==> flow/design.v <==
module keypad_encoder_4x4(input [7:0]data,output reg [3:0] encode_data);
  always @(data) begin
    case(data)
      8'h81: encode_data = 4'd0;
      8'h82: encode_data = 4'd1;
      8'h84: encode_data = 4'd2;
      8'h88: encode_data = 4'd3;
      8'h41: encode_data = 4'd4;
      8'h42: encode_data = 4'd5;
      8'h44: encode_data = 4'd6;
      8'h48: encode_data = 4'd7;
      8'h21: encode_data = 4'd8;
      8'h22: encode_data = 4'd9;
      8'h24: encode_data = 4'd10;
      8'h28: encode_data = 4'd11;
      8'h11: encode_data = 4'd12;
      8'h12: encode_data = 4'd13;
      8'h14: encode_data = 4'd14;
      8'h18: encode_data = 4'd15;
      default: encode_data = 4'd0;
  endcase
 end
endmodule
module keypad_scanner #(parameter rows_count=4, 
                        parameter cols_count=4)(input clk, rst, start, input [rows_count-1:0] rows, input ack, 
                                                output reg[cols_count-1:0] cols,output reg[cols_count+rows_count-1:0] data, output reg done);
  typedef enum {scan_rows, detect_row, wait_key_release} States_e;
  States_e state,nextState;
  always_ff @(posedge clk) begin: rst_clk_blk
    if(!rst) begin
      state <= scan_rows;
    end
    else
      state <= nextState;
  end:rst_clk_blk
  always_ff @(posedge clk) begin: Scanning
   if (!rst) begin 
      cols <= '0;
      cols[0] <= 1; 
   end
   else begin
   if(start == 1) begin:start_fsm
    case(state) 
      scan_rows: begin
                     if(rows == 0) begin
                       cols <= {cols[cols_count-2:0],cols[cols_count-1]}; 
                     end
      end
 endcase
   end
  end
  end:Scanning
  always_comb begin
     case(state) 
      scan_rows: begin 
                   data = '0;
                   done = 0;
                 end
      detect_row: begin 
                    if (ack == 0) begin data = {rows,cols};
                                        done = 1;
                                  end
                    else begin data = 0;
                               done = 0;
                  end
                end            
      wait_key_release: begin 
                   data = 0;
                   done = 0;
                 end  
      default: begin 
                   data = 0;
                   done = 0;
                 end  
    endcase
  end
  always_comb begin: state_change
   case(state) 
     scan_rows: begin
                 if(rows != 0 )
                      nextState = detect_row;
                 else
                      nextState = scan_rows;
     end
     detect_row: if(ack == 1) begin
                    nextState = wait_key_release;
                 end
                 else nextState = detect_row;
     wait_key_release: if(rows != 0) nextState = wait_key_release;
                       else          nextState = scan_rows;
     default: nextState = scan_rows;
   endcase
  end:state_change
endmodule
module keypad_controller #(parameter cols_count=4,parameter rows_count=4)(
                           input clk, rst, enable, ack,
                           output [cols_count-1:0] cols,
                           input [rows_count-1:0]rows,
                           output reg [3:0] encode_data,
                           output reg done);
  wire [cols_count+rows_count-1:0] data;
  keypad_scanner kpad_scanner(.clk(clk), .rst(rst), .start(enable), .rows(rows),.cols(cols),.data(data),.ack(ack),.done(done));
  keypad_encoder_4x4 kpad_encode(.data(data),.encode_data(encode_data));
endmodule
module alu #(parameter BCDdigits=2)(           input [3:0]operator,
					       input bit op1_sign,
					       input bit op2_sign,
                                               input [BCDdigits*4-1:0] operand1,operand2,
                                               output reg [BCDdigits*4*2-1:0]result,
                                               output reg sign);
  parameter plus     = 4'd10;
  parameter subtract = 4'd11;
  parameter mul      = 4'd12;
  parameter div      = 4'd13;
  always_comb begin
     sign = 0;
     case(operator) 
        plus: begin
             if(op1_sign == 0 && op2_sign == 0) begin
	     result =  operand1 + operand2;
             sign = 0;
	     end
	     else if(op1_sign == 0 && op2_sign == 1) begin
	     result =  operand1 - operand2;
             sign = 0;
	     end
	     else if(op1_sign == 1 && op2_sign == 0) begin
	       if (operand1 < operand2) begin
	         result =  operand2 - operand1;
                 sign = 0;
	       end
	       else begin
	         result = operand1 - operand2;
	         sign = 1;
	       end
	       end
	     else begin
	     result =  operand1 + operand2;
             sign = 1;
	     end
            end
        subtract: begin
             if(op1_sign == 0 && op2_sign == 0) begin
	      if (operand1 < operand2) begin
               result = operand2 - operand1;
               sign = 1;
             end
             else begin
               result = operand1 - operand2;
               sign = 0;
             end
             end
            else if(op1_sign == 1 && op2_sign == 1) begin
	      if (operand1 < operand2) begin
               result = operand2 - operand1;
               sign = 0;
             end
             else begin
               result = operand1 - operand2;
               sign = 1;
             end
             end
            else if(op1_sign == 0 && op2_sign == 1) begin
	       result = operand1 + operand2;
               sign = 0;
            end
            else begin
	       result = operand1 + operand2;
               sign = 1;
             end
            end
        mul: begin
             if(op1_sign == 0 && op2_sign == 0) begin
	      result =  operand1 * operand2;
              sign = 0;
	     end
	     else if(op1_sign == 0 && op2_sign == 1) begin
	     result =  operand1 * operand2;
             sign = 1;
	     end
	     else if(op1_sign == 1 && op2_sign == 0) begin
	     result =  operand1 * operand2;
             sign = 1;
	     end
	     else begin
	     result =  operand1 * operand2;
             sign = 0;
	     end
            end
        div: begin
               if(operand2 == 0) result = 0;      
               else  begin
             if(op1_sign == 0 && op2_sign == 0) begin
	      result =  operand1 / operand2;
              sign = 0;
	     end
	     else if(op1_sign == 0 && op2_sign == 1) begin
	     result =  operand1 / operand2;
             sign = 1;
	     end
	     else if(op1_sign == 1 && op2_sign == 0) begin
	     result =  operand1 / operand2;
             sign = 1;
	     end
	     else begin
	     result =  operand1 / operand2;
             sign = 0;
	     end
	       end
            end
        default: begin 
	          result = 0;
		  sign = 0;
		 end
      endcase
  end
endmodule
module BCD2binary #(parameter BCDdigits = 4)(input [BCDdigits*4-1:0] bcd,
                                             output reg [BCDdigits*4-1:0] binary);
 always @(bcd)begin
    binary = bcd[15:12]* 10'd1000 + bcd[11:8] * 8'd100 +bcd[7:4] * 8'd10 + bcd[3:0]; 
 end
endmodule
module binary2BCD(input [15:0] binary,
                  output reg [15:0] bcd);
  reg[3:0] digit1,digit2,digit3,digit4;
  integer counter;
  always @(binary) begin
      digit1 = 0;
      digit2 = 0;
      digit3 = 0;
      digit4 = 0;
      counter = 0;
   if(binary <= 16'h270f) begin   
    for (counter = 15; counter >= 0; counter = counter - 1) begin
      if(digit2 >= 5)  digit2 = digit2 + 3;
      if(digit3 >= 5)  digit3 = digit3 + 3;
      if(digit4 >= 5)  digit4 = digit4 + 3;
      digit1 = digit1 << 1;
      digit1[0] = digit2[3];
      digit2 = digit2 << 1;
      digit2[0] = digit3[3];
      digit3 = digit3 << 1;
      digit3[0] = digit4[3];
      digit4 = digit4 << 1;
      digit4[0] = binary[counter];  
    end
   bcd = {digit1,digit2,digit3,digit4};
  end
  else begin
    bcd = {4'h0,4'ha,4'hb,4'hb};
  end
  end
endmodule
`timescale 1 ns / 1 ns
module control_logic #(parameter BCDdigits=2)(input [3:0] data,
                                            input clk, rst, done,
                                            output reg ack,
                                            output reg [BCDdigits*4*2-1:0] display,
                                            output reg sign);
  typedef enum {start, receiveBCDdigits_set1, receiveOperation, receiveBCDdigits_set2, compute_and_continue, ack_BCDdigits_set1, ack_BCDdigits_set2, ack_operation} States_e;
  States_e state,nextState;
  reg [BCDdigits*4-1:0] operand1,operand2;
  reg [3:0] operator;
  reg op1_sign;
  wire [BCDdigits*4*2-1:0] op_bin1,op_bin2;
  wire [BCDdigits*4*2-1:0] op;
  wire op2_sign,alu_sign;
  reg [15:0] alu_op1,alu_op2;    
  reg [31:0] alu_result;
  reg [15:0] condt_result;
  assign condt_result = (alu_result > 32'd9999) ? '1:alu_result[15:0];
  assign op2_sign = '0;
  alu#(.BCDdigits(4)) alu(.operator(operator),.operand1(op_bin1),.operand2(op_bin2),.result(alu_result),.sign(alu_sign),.op1_sign(op1_sign),.op2_sign(op2_sign));  
  BCD2binary bb1(.bcd(alu_op1),.binary(op_bin1));
  BCD2binary bb2(.bcd(alu_op2),.binary(op_bin2));
  binary2BCD b2b(.binary(condt_result),.bcd(op));
  always_ff @(posedge clk) begin: rst_clk_blk
    if(!rst) begin
     state <= start;
    end
    else
      state <= nextState;
  end:rst_clk_blk
 always @(posedge clk) begin:fsm_logic
      case(state)
        start:   begin  ack <= '0;
                   operand1 <= '0;
                   operand2 <= '0;
                   operator <= '0;
                   alu_op1  <= '0;
                   alu_op2  <= '0; 
                   op1_sign <= '0;
                 end
        receiveBCDdigits_set1: begin 
                            ack <= 1;
                            if(data <= 4'd9) begin   
                              operand1 <= {operand1[BCDdigits*4-4-1:0],data};   
                            end
                            sign <= 0;
                           end
        ack_BCDdigits_set1: 
                            begin 
                               ack <= 0;
                               alu_op1 <= operand1;
                               display <= operand1;
                            end
        receiveOperation: begin
                           ack <= 1;
                           operator <= data[3:0];   
                          end
        ack_operation: 
                       begin 
                          ack <= 0;
                       end
        receiveBCDdigits_set2: begin 
                           ack <= 1;
                             operand2 <= {operand2[BCDdigits*4-4-1:0],data};   
                           sign <= 0;
                         end
        ack_BCDdigits_set2: 
                            begin
                              ack <= 0;
			      sign <= 0;
                              display <= operand2;
                              alu_op2 <= operand2;
                            end
        compute_and_continue: begin 
                         ack <= 1;
                         if(data >=4'd9) begin   
                           if(op != 16'habb) alu_op1 <= op;
                           else alu_op1 <= 0;
                           op1_sign <= alu_sign;
                           operand2 <= '0;
                           alu_op2 <= '0;
                           operator <= data[3:0];
                           display <= op; 
			   sign <= alu_sign;
                         end
                   end
        endcase
  end:fsm_logic
  always_comb begin: always_comb_nextstate
    case(state)
         start:           if(done == 1) nextState = receiveBCDdigits_set1;
                          else nextState = start;
        receiveBCDdigits_set1: 
                          if (done == 1) nextState = ack_BCDdigits_set1;
                          else nextState = receiveBCDdigits_set1;
        ack_BCDdigits_set1: 
                         if(done == 1 && data <= 4'd9) 
                           nextState = receiveBCDdigits_set1;
                         else if (done == 1 && data <=4'd13) 
                           nextState = receiveOperation;
                         else if(done ==1)
                           nextState = start;
                         else nextState = ack_BCDdigits_set1;
        receiveOperation:
                          if(done == 1) nextState = ack_operation;
                          else nextState = receiveOperation;
        ack_operation: 
                     if(done==1)
                       nextState = receiveBCDdigits_set2;
                     else nextState = ack_operation;
        receiveBCDdigits_set2:
                          if (done == 1) nextState = ack_BCDdigits_set2;
                          else nextState = receiveBCDdigits_set2;
        ack_BCDdigits_set2:
                         if(done == 1 && data <= 4'd9) 
                           nextState = receiveBCDdigits_set2;
                         else if (done == 1 && data <= 4'd14) 
                           nextState = compute_and_continue;
                         else if(done ==1)
                           nextState = start;
                         else nextState = ack_BCDdigits_set2;
        compute_and_continue: if (data <= 4'd13)
                           nextState = ack_operation;
                         else if (done == 1)
                           nextState = start;
                         else nextState = compute_and_continue;
        default : nextState = start;       
        endcase
  end: always_comb_nextstate
endmodule
module BCD2seg7 (input [3:0] bcd,
                 output reg [7:0]leds);
	always @(bcd)
		case (bcd)      
			4'h0: leds = 8'b0111_1110;
	   		4'h1: leds = 8'b0011_0000;
			4'h2: leds = 8'b0110_1101;
			4'h3: leds = 8'b0111_1001;
			4'h4: leds = 8'b0011_0011;
			4'h5: leds = 8'b0101_1011;
			4'h6: leds = 8'b0101_1111;
			4'h7: leds = 8'b0111_0000;
			4'h8: leds = 8'b0111_1111;
			4'h9: leds = 8'b0111_1011;
			4'ha: leds = 8'b0100_1111;   
			4'hb: leds = 8'b0000_0101;   
			default: leds = 8'b0000_0000;
		endcase
endmodule
module display #(parameter BCDdigits = 2)(input [BCDdigits*4*2-1:0] display_data,
                                          output wire [7:0]seven_seg_data1,seven_seg_data2,seven_seg_data3,seven_seg_data4);
 BCD2seg7 disp1(.bcd(display_data[15:12]),.leds(seven_seg_data1));
 BCD2seg7 disp2(.bcd(display_data[11:8]),.leds(seven_seg_data2));
 BCD2seg7 disp3(.bcd(display_data[7:4]),.leds(seven_seg_data3));
 BCD2seg7 disp4(.bcd(display_data[3:0]),.leds(seven_seg_data4));
endmodule
`timescale 1 ns / 1 ns
module calculator #(parameter BCDdigits = 2,parameter cols_count=4,parameter rows_count=4)(
                                                                                          input clk,rst,start,
                                                                                          output [cols_count-1:0] cols,
                                                                                          input [rows_count-1:0] rows,
                                                                                          output reg [7:0] digit1,digit2,digit3,digit4,
                                                                                          output reg sign);
  wire [BCDdigits*4*2-1:0] display;
  wire [3:0]encode_data;
  wire done,ack;
  keypad_controller kpad_controller(.clk(clk), .rst(rst), .enable(start), .ack(ack),.cols(cols),.rows(rows),.encode_data(encode_data),.done(done));
  control_logic control_logic(.data(encode_data), .clk(clk), .rst(rst), .done(done), .ack(ack), .display(display),.sign(sign));
  display disp(.display_data(display[15:0]),.seven_seg_data1(digit1),.seven_seg_data2(digit2),.seven_seg_data3(digit3),.seven_seg_data4(digit4));
 endmodule
Ticket comment

Reports on calculator
Each step is given for the RTL above and for the edited RTL.
"orig" refers to lines of the RTL above, "edited" to lines of the edited file.
"diff": "edited" minus "orig" as printed here. "rel_change_pct": 100 x difference / "orig".
Library cell names are shortened.
{"block": "setup", "top_module": "calculator", "clock_port": "clk", "library": "sky130hd", "corner": "tt_025C_1v80"}

Diff
Unified diff, file above to edited file.
A script made this edit; it was not meant as an optimisation.
begin of diff
@@ -268,5 +268,5 @@
   wire op2_sign,alu_sign;
   reg [15:0] alu_op1,alu_op2;    
-  reg [31:0] alu_result;
+  reg [30:0] alu_result;
   reg [15:0] condt_result;
   assign condt_result = (alu_result > 32'd9999) ? '1:alu_result[15:0];
end of diff

Word-level counts
Counts by Yosys on the flattened word-level netlist (proc, flatten, opt, wreduce; memories kept). Print and check cells are left out. Cells with the same type and inputs are merged into one.
Memory sizes are those after Yosys's memory passes, which may raise the word count (mostly to a power of two), join words into wider ones and drop unused or constant bits.
{"block": "word_totals", "element": "rom_bits", "orig": 448, "edited": 448, "diff": 0, "rel_change_pct": 0.00}
{"block": "word_totals", "element": "reg_bits", "orig": 139, "edited": 139, "diff": 0, "rel_change_pct": 0.00}
{"block": "word_totals", "element": "mem_count", "orig": 4, "edited": 4, "diff": 0, "rel_change_pct": 0.00}
{"block": "word_totals", "element": "wordCells", "orig": 333, "edited": 333, "diff": 0, "rel_change_pct": 0.00}
{"block": "word_totals", "element": "output_inout_bits", "orig": 37, "edited": 37, "diff": 0, "rel_change_pct": 0.00}
{"block": "word_totals", "element": "clocked_rd_ports_x_width", "orig": 28, "edited": 28, "diff": 0, "rel_change_pct": 0.00}
{"block": "memory_table", "element": "mem_shapes", "orig": "16x7 r1 w0; 16x7 r1 w0; 16x7 r1 w0; 16x7 r1 w0", "edited": "16x7 r1 w0; 16x7 r1 w0; 16x7 r1 w0; 16x7 r1 w0"}
{"block": "classes", "element": "mul", "orig": 7, "edited": 7, "diff": 0, "rel_change_pct": 0.00}
{"block": "classes", "element": "n_eq", "orig": 31, "edited": 31, "diff": 0, "rel_change_pct": 0.00}
{"block": "classes", "element": "add_sub_neg", "orig": 53, "edited": 53, "diff": 0, "rel_change_pct": 0.00}
{"block": "classes", "element": "n_div", "orig": 1, "edited": 1, "diff": 0, "rel_change_pct": 0.00}
{"block": "classes", "element": "n_reduce_logical", "orig": 29, "edited": 29, "diff": 0, "rel_change_pct": 0.00}
{"block": "classes", "element": "n_mux", "orig": 144, "edited": 144, "diff": 0, "rel_change_pct": 0.00}
{"block": "classes", "element": "n_cmp", "orig": 51, "edited": 51, "diff": 0, "rel_change_pct": 0.00}
{"block": "op_table", "cell": "32-bit two-way mux", "orig": 9, "edited": 5, "diff": -4, "rel_change_pct": -44.44}
{"block": "op_table", "cell": "31-bit two-way mux", "orig": 0, "edited": 4, "diff": 4}
{"block": "op_table", "cell": "32-bit by 14-bit > comparator with 1-bit output (second input constant)", "orig": 1, "edited": 0, "diff": -1, "rel_change_pct": -100.00}
{"block": "op_table", "cell": "16-bit by 16-bit multiplier with 32-bit output", "orig": 1, "edited": 0, "diff": -1, "rel_change_pct": -100.00}
{"block": "op_table", "cell": "32-bit parallel mux with 4-bit select", "orig": 1, "edited": 0, "diff": -1, "rel_change_pct": -100.00}
{"block": "op_table", "cell": "31-bit by 14-bit > comparator with 1-bit output (second input constant)", "orig": 0, "edited": 1, "diff": 1}
{"block": "op_table", "cell": "16-bit by 16-bit multiplier with 31-bit output", "orig": 0, "edited": 1, "diff": 1}
{"block": "op_table", "cell": "31-bit parallel mux with 4-bit select", "orig": 0, "edited": 1, "diff": 1}
Unchanged operator kinds not shown: 52.

Logic depth
Yosys ltp: most cells in a row. Word level: on the elaborated netlist, between registers, memories and ports. Mapped: between sequential cells and ports; inverters and the memories' decode and read muxes count.
{"block": "logic_depth", "element": "depth_word", "orig": 61, "edited": 61, "diff": 0, "rel_change_pct": 0.00}
{"block": "logic_depth", "element": "ABC_AREA", "orig": "0", "edited": "0"}
{"block": "logic_depth", "element": "ltp_mapped", "orig": 473, "edited": 456, "diff": -17, "rel_change_pct": -3.59}
{"block": "logic_depth", "element": "ltp_nobuf", "orig": 431, "edited": 428, "diff": -3, "rel_change_pct": -0.70}

Synthesis result
Source: synth_stat.txt of the flow (Yosys; design flattened, memories mapped). It holds for the ABC_AREA given above (unset counts as 0); a run with the other value may have another netlist.
{"block": "types", "type": "nor2_1", "orig": 498, "edited": 457, "diff": -41, "rel_change_pct": -8.23}
{"block": "types", "type": "nand2_1", "orig": 421, "edited": 450, "diff": 29, "rel_change_pct": 6.89}
{"block": "types", "type": "nand4_1", "orig": 41, "edited": 64, "diff": 23, "rel_change_pct": 56.10}
{"block": "types", "type": "inv_1", "orig": 349, "edited": 329, "diff": -20, "rel_change_pct": -5.73}
{"block": "types", "type": "o21a_1", "orig": 205, "edited": 187, "diff": -18, "rel_change_pct": -8.78}
{"block": "types", "type": "nor2b_1", "orig": 32, "edited": 49, "diff": 17, "rel_change_pct": 53.12}
{"block": "types", "type": "nor3_1", "orig": 261, "edited": 245, "diff": -16, "rel_change_pct": -6.13}
{"block": "types", "type": "buf_2", "orig": 33, "edited": 17, "diff": -16, "rel_change_pct": -48.48}
{"block": "types", "type": "and3_1", "orig": 65, "edited": 50, "diff": -15, "rel_change_pct": -23.08}
{"block": "types", "type": "a31oi_1", "orig": 42, "edited": 57, "diff": 15, "rel_change_pct": 35.71}
{"block": "types", "type": "o22ai_1", "orig": 37, "edited": 22, "diff": -15, "rel_change_pct": -40.54}
{"block": "types", "type": "xor2_1", "orig": 64, "edited": 78, "diff": 14, "rel_change_pct": 21.88}
{"block": "types", "type": "o31ai_1", "orig": 105, "edited": 118, "diff": 13, "rel_change_pct": 12.38}
{"block": "types", "type": "a21o_1", "orig": 81, "edited": 94, "diff": 13, "rel_change_pct": 16.05}
{"block": "types", "type": "or3_1", "orig": 58, "edited": 45, "diff": -13, "rel_change_pct": -22.41}
{"block": "types", "type": "nor4b_1", "orig": 1, "edited": 14, "diff": 13, "rel_change_pct": 1300.00}
{"block": "types", "type": "o22a_1", "orig": 16, "edited": 6, "diff": -10, "rel_change_pct": -62.50}
{"block": "types", "type": "o21ai_1", "orig": 55, "edited": 47, "diff": -8, "rel_change_pct": -14.55}
Unchanged cell types not shown: 27.
Not every row of either side is listed.
{"block": "synth_totals", "element": "cell_count", "orig": 4883, "edited": 4842, "diff": -41, "rel_change_pct": -0.84}
{"block": "synth_totals", "element": "yosys_area_um2", "orig": 36546.3, "edited": 36351.1, "diff": -195.2, "rel_change_pct": -0.53}
{"block": "synth_totals", "element": "flip_flops", "orig": 106, "edited": 106, "diff": 0, "rel_change_pct": 0.00}
The figures by module come from a second, unflattened synthesis with its own total; it is not the netlist above.
{"block": "hier_totals", "element": "cells_unflattened", "orig": 6104, "edited": 6088, "diff": -16, "rel_change_pct": -0.26}
{"block": "hier_totals", "element": "hier_area_um2", "orig": 46265.6, "edited": 46229.3, "diff": -36.3, "rel_change_pct": -0.08}
Each row is one instance without its submodules.
{"block": "modules_orig", "module": "alu #(BCDdigits=4)", "cells": 4579, "instances": 1, "mod_area_um2": 33492.1, "mod_seq_area_um2": 0.0}
{"block": "modules_orig", "module": "binary2BCD", "cells": 733, "instances": 1, "mod_area_um2": 4838.4, "mod_seq_area_um2": 0.0}
{"block": "modules_orig", "module": "BCD2binary", "cells": 184, "instances": 2, "mod_area_um2": 1636.6, "mod_seq_area_um2": 0.0}
{"block": "modules_orig", "module": "control_logic", "cells": 231, "instances": 1, "mod_area_um2": 3125.5, "mod_seq_area_um2": 2052.0}
{"block": "modules_orig", "module": "BCD2seg7", "cells": 35, "instances": 4, "mod_area_um2": 269.0, "mod_seq_area_um2": 0.0}
{"block": "modules_orig", "module": "keypad_scanner", "cells": 36, "instances": 1, "mod_area_um2": 335.3, "mod_seq_area_um2": 140.1}
{"block": "modules_orig", "module": "keypad_encoder_4x4", "cells": 17, "instances": 1, "mod_area_um2": 125.1, "mod_seq_area_um2": 0.0}
{"block": "modules_orig", "module": "calculator", "cells": 0, "instances": 1, "mod_area_um2": 0.0, "mod_seq_area_um2": 0.0}
{"block": "modules_orig", "module": "display", "cells": 0, "instances": 1, "mod_area_um2": 0.0, "mod_seq_area_um2": 0.0}
{"block": "modules_orig", "module": "keypad_controller", "cells": 0, "instances": 1, "mod_area_um2": 0.0, "mod_seq_area_um2": 0.0}
{"block": "modules_edited", "module": "alu #(BCDdigits=4)", "cells": 4559, "instances": 1, "mod_area_um2": 33462.1, "mod_seq_area_um2": 0.0}
{"block": "modules_edited", "module": "binary2BCD", "cells": 733, "instances": 1, "mod_area_um2": 4838.4, "mod_seq_area_um2": 0.0}
{"block": "modules_edited", "module": "BCD2binary", "cells": 184, "instances": 2, "mod_area_um2": 1636.6, "mod_seq_area_um2": 0.0}
{"block": "modules_edited", "module": "control_logic", "cells": 235, "instances": 1, "mod_area_um2": 3119.2, "mod_seq_area_um2": 2052.0}
{"block": "modules_edited", "module": "BCD2seg7", "cells": 35, "instances": 4, "mod_area_um2": 269.0, "mod_seq_area_um2": 0.0}
{"block": "modules_edited", "module": "keypad_scanner", "cells": 36, "instances": 1, "mod_area_um2": 335.3, "mod_seq_area_um2": 140.1}
{"block": "modules_edited", "module": "keypad_encoder_4x4", "cells": 17, "instances": 1, "mod_area_um2": 125.1, "mod_seq_area_um2": 0.0}
{"block": "modules_edited", "module": "calculator", "cells": 0, "instances": 1, "mod_area_um2": 0.0, "mod_seq_area_um2": 0.0}
{"block": "modules_edited", "module": "display", "cells": 0, "instances": 1, "mod_area_um2": 0.0, "mod_seq_area_um2": 0.0}
{"block": "modules_edited", "module": "keypad_controller", "cells": 0, "instances": 1, "mod_area_um2": 0.0, "mod_seq_area_um2": 0.0}

Worst setup path after synthesis
OpenSTA on the mapped netlist: ideal clock, no wires. The path of least setup slack (recovery checks aside). Input and output delay are each 20% of the period. Register names are those of the netlist, which keeps one name where synthesis merged equal registers.
{"block": "synth_path", "element": "path_kind", "orig": "register to register", "edited": "register to register"}
{"block": "synth_path", "element": "startpoint", "orig": "register control_logic.alu_op2[6]", "edited": "register control_logic.alu_op2[5]"}
{"block": "synth_path", "element": "endpoint", "orig": "register (no name shown)", "edited": "register (no name shown)"}
{"block": "synth_path", "element": "driving_pins", "orig": 443, "edited": 419, "diff": -24, "rel_change_pct": -5.42}
{"block": "synth_path", "element": "delay_ns", "orig": 86.116, "edited": 84.439, "diff": -1.677, "rel_change_pct": -1.95}
{"block": "synth_path", "element": "n_path_buf", "orig": 44, "edited": 33, "diff": -11, "rel_change_pct": -25.00}
{"block": "synth_path", "element": "slack_ns", "orig": -1.116, "edited": 0.562, "diff": 1.678}
{"block": "synth_path", "element": "arrival_time_ns", "orig": 86.046, "edited": 84.293, "diff": -1.753, "rel_change_pct": -2.04}
{"block": "synth_path", "element": "tclk_ns", "orig": 85.0, "edited": 85.0, "diff": 0.0, "rel_change_pct": 0.00}
{"block": "synth_path", "element": "t_first_pin_ns", "orig": 0.000, "edited": 0.000, "diff": 0.000}
{"block": "synth_path", "element": "period_less_setup_slack_ns", "orig": 86.116, "edited": 84.438, "diff": -1.678, "rel_change_pct": -1.95}
"delay_ns" is the arrival time less input delay plus setup time.
"driving_pins": output pins that drive a net of the path, with the launching flip-flop's if there is one; two outputs of one cell count as two.
"period_less_setup_slack_ns" = period - worst setup slack (recovery checks aside). The figure is calculated, with input and output delays left at 20% of the set period.
A register here has more assigning lines than the two given.
{"block": "synth_between_orig", "cell_sequence": "edfxtp_1 ha_1 inv_1 fa_1 inv_1 ha_1 fa_1 inv_1 nand2_1 nor3_1 ha_1 o21a_1 o22ai_1 o311ai_1 and3_1 ha_1 a21o_1 a21oi_1 [407 not listed] a21oi_1 nor2b_1 o21ai_0 nand2b_1 a21oi_1 o2111ai_1 a2111oi_0 nand4_1 a2111oi_0 nand4_1 o31a_1 and2_1 a211oi_1 o21a_1 inv_1 ha_1 o21a_1 a21oi_1"}
{"block": "synth_lines_orig", "element": "start: declaration", "line_no": 269, "text": "reg [15:0] alu_op1,alu_op2;"}
{"block": "synth_lines_orig", "element": "start: assignment", "line_no": 292, "text": "alu_op2  <= '0;"}
{"block": "synth_lines_orig", "element": "start: assignment", "line_no": 326, "text": "alu_op2 <= operand2;"}
orig: Chain of elaborated cells between the ends: none given.
{"block": "synth_between_edited", "cell_sequence": "edfxtp_1 ha_1 ha_1 clkbuf_1 clkinv_1 ha_1 o211ai_1 and2_1 nor3_1 and3_1 ha_1 or3_1 o22ai_1 o2111ai_1 a31oi_2 ha_1 and2_1 a21boi_0 [383 not listed] o21ai_0 nand2b_1 a21oi_1 nor2b_1 o21ai_0 o221ai_1 or3b_2 a221oi_1 o2111ai_1 nor4_1 a21oi_1 or3_1 nand2_1 nand2_1 mux2i_1 ha_1 o21ai_0 o22ai_1"}
{"block": "synth_lines_edited", "element": "start: declaration", "line_no": 269, "text": "reg [15:0] alu_op1,alu_op2;"}
{"block": "synth_lines_edited", "element": "start: assignment", "line_no": 292, "text": "alu_op2  <= '0;"}
{"block": "synth_lines_edited", "element": "start: assignment", "line_no": 326, "text": "alu_op2 <= operand2;"}
edited: Chain of elaborated cells between the ends: none given.

Worst path after layout
Path of least setup slack in the final report of the runs of pair 1 (OpenROAD, finished layout, wires in). Where an end is a register, its clock arrival counts in the times.
{"block": "layout_path", "element": "path_kind", "orig": "register to register", "edited": "register to register"}
{"block": "layout_path", "element": "startpoint", "orig": "register control_logic.alu_op2[6]", "edited": "register control_logic.alu_op2[6]"}
{"block": "layout_path", "element": "endpoint", "orig": "register (no name shown)", "edited": "register (no name shown)"}
{"block": "layout_path", "element": "driving_pins", "orig": 409, "edited": 409, "diff": 0, "rel_change_pct": 0.00}
{"block": "layout_path", "element": "tclk_ns", "orig": 85.0, "edited": 85.0, "diff": 0.0, "rel_change_pct": 0.00}
{"block": "layout_path", "element": "n_path_buf", "orig": 8, "edited": 10, "diff": 2, "rel_change_pct": 25.00}
{"block": "layout_path", "element": "t_first_pin_ns", "orig": 0.35, "edited": 0.34, "diff": -0.01, "rel_change_pct": -2.86}
{"block": "layout_path", "element": "arrival_time_ns", "orig": 80.46, "edited": 80.23, "diff": -0.23, "rel_change_pct": -0.29}
{"block": "layout_path", "element": "slack_ns", "orig": 4.82, "edited": 5.04, "diff": 0.22}
A register here has more assigning lines than the two given.
{"block": "layout_between_orig", "cell_sequence": "edfxtp_1 ha_1 inv_1 fa_1 inv_1 ha_1 fa_2 and2_1 a21oi_4 nor2_2 nand2_2 nor2_1 ha_1 or3_1 o22a_2 mux2i_1 and3_1 ha_1 [373 not listed] nor2b_1 o21ai_0 nand2b_1 a21oi_1 o2111ai_1 a2111oi_1 nand4_1 a2111oi_1 nand4_1 o31a_1 and2_1 a211oi_2 o21a_2 inv_1 ha_1 mux2i_1 nand2b_1 o21ai_1"}
{"block": "layout_lines_orig", "element": "start: declaration", "line_no": 269, "text": "reg [15:0] alu_op1,alu_op2;"}
{"block": "layout_lines_orig", "element": "start: assignment", "line_no": 292, "text": "alu_op2  <= '0;"}
{"block": "layout_lines_orig", "element": "start: assignment", "line_no": 326, "text": "alu_op2 <= operand2;"}
orig: Chain of elaborated cells between the ends: none given.
{"block": "layout_between_edited", "cell_sequence": "edfxtp_1 ha_1 inv_1 fa_1 inv_1 ha_1 fa_1 nand2_2 o21a_2 nor2_2 and3_1 ha_1 or3_1 o22ai_4 o2111ai_1 a31oi_2 ha_1 and2_1 [373 not listed] a21oi_1 nor2b_1 o21ai_1 o221ai_1 or3b_2 a221oi_1 o2111ai_1 nor4_2 a21oi_1 or3_1 nand2_1 nand2_1 mux2i_4 inv_1 ha_1 nand2_1 o21ai_0 o22ai_1"}
{"block": "layout_lines_edited", "element": "start: declaration", "line_no": 269, "text": "reg [15:0] alu_op1,alu_op2;"}
{"block": "layout_lines_edited", "element": "start: assignment", "line_no": 292, "text": "alu_op2  <= '0;"}
{"block": "layout_lines_edited", "element": "start: assignment", "line_no": 326, "text": "alu_op2 <= operand2;"}
edited: Chain of elaborated cells between the ends: none given.

Flow runs
Runs of the flow (Yosys, OpenROAD) on both versions; the two runs of a pair have the same settings. The constraints put input and output delay at 20% of the set period each and load the outputs with 0.01 pF.
{"block": "settings_pair_1", "CORE_UTILIZATION": 40, "period_ns": 85.0, "CAP_MARGIN": 20, "CORE_MARGIN": 2, "SLEW_MARGIN": 20}
{"block": "measured_pair_1", "element": "utilization_pct", "orig": 44.6, "edited": 44.2, "diff": -0.4}
{"block": "measured_pair_1", "element": "final_setup_ws_ns", "orig": 4.821, "edited": 5.041, "diff": 0.220}
{"block": "measured_pair_1", "element": "timing.hold.ws_ns", "orig": 0.509, "edited": 0.512, "diff": 0.003}
{"block": "measured_pair_1", "element": "synth_area_um2", "orig": 36546.3, "edited": 36351.1, "diff": -195.2, "rel_change_pct": -0.53}
{"block": "measured_pair_1", "element": "fin_tns_ns", "orig": 0.000, "edited": 0.000, "diff": 0.000}
{"block": "measured_pair_1", "element": "design.die.area_um2", "orig": 93798.3, "edited": 93305.8, "diff": -492.5, "rel_change_pct": -0.53}
{"block": "settings_pair_2", "CAP_MARGIN": 30, "CORE_UTILIZATION": 44, "CTS_CLUSTER_DIAMETER": 153, "GPL_TIMING_DRIVEN": 0, "MAX_ROUTING_LAYER": "met5", "PLACE_DENSITY": 0.72, "SETUP_SLACK_MARGIN": 5.0, "period_ns": 114.0, "CORE_MARGIN": 2, "SLEW_MARGIN": 20}
{"block": "measured_pair_2", "element": "utilization_pct", "orig": 47.3, "edited": 47.2, "diff": -0.1}
{"block": "measured_pair_2", "element": "final_setup_ws_ns", "orig": 13.411, "edited": 13.024, "diff": -0.387}
{"block": "measured_pair_2", "element": "timing.hold.ws_ns", "orig": 0.520, "edited": 0.522, "diff": 0.002}
{"block": "measured_pair_2", "element": "synth_area_um2", "orig": 36546.3, "edited": 36351.1, "diff": -195.2, "rel_change_pct": -0.53}
{"block": "measured_pair_2", "element": "fin_tns_ns", "orig": 0.000, "edited": 0.000, "diff": 0.000}
{"block": "measured_pair_2", "element": "design.die.area_um2", "orig": 85380.8, "edited": 84931.4, "diff": -449.4, "rel_change_pct": -0.53}
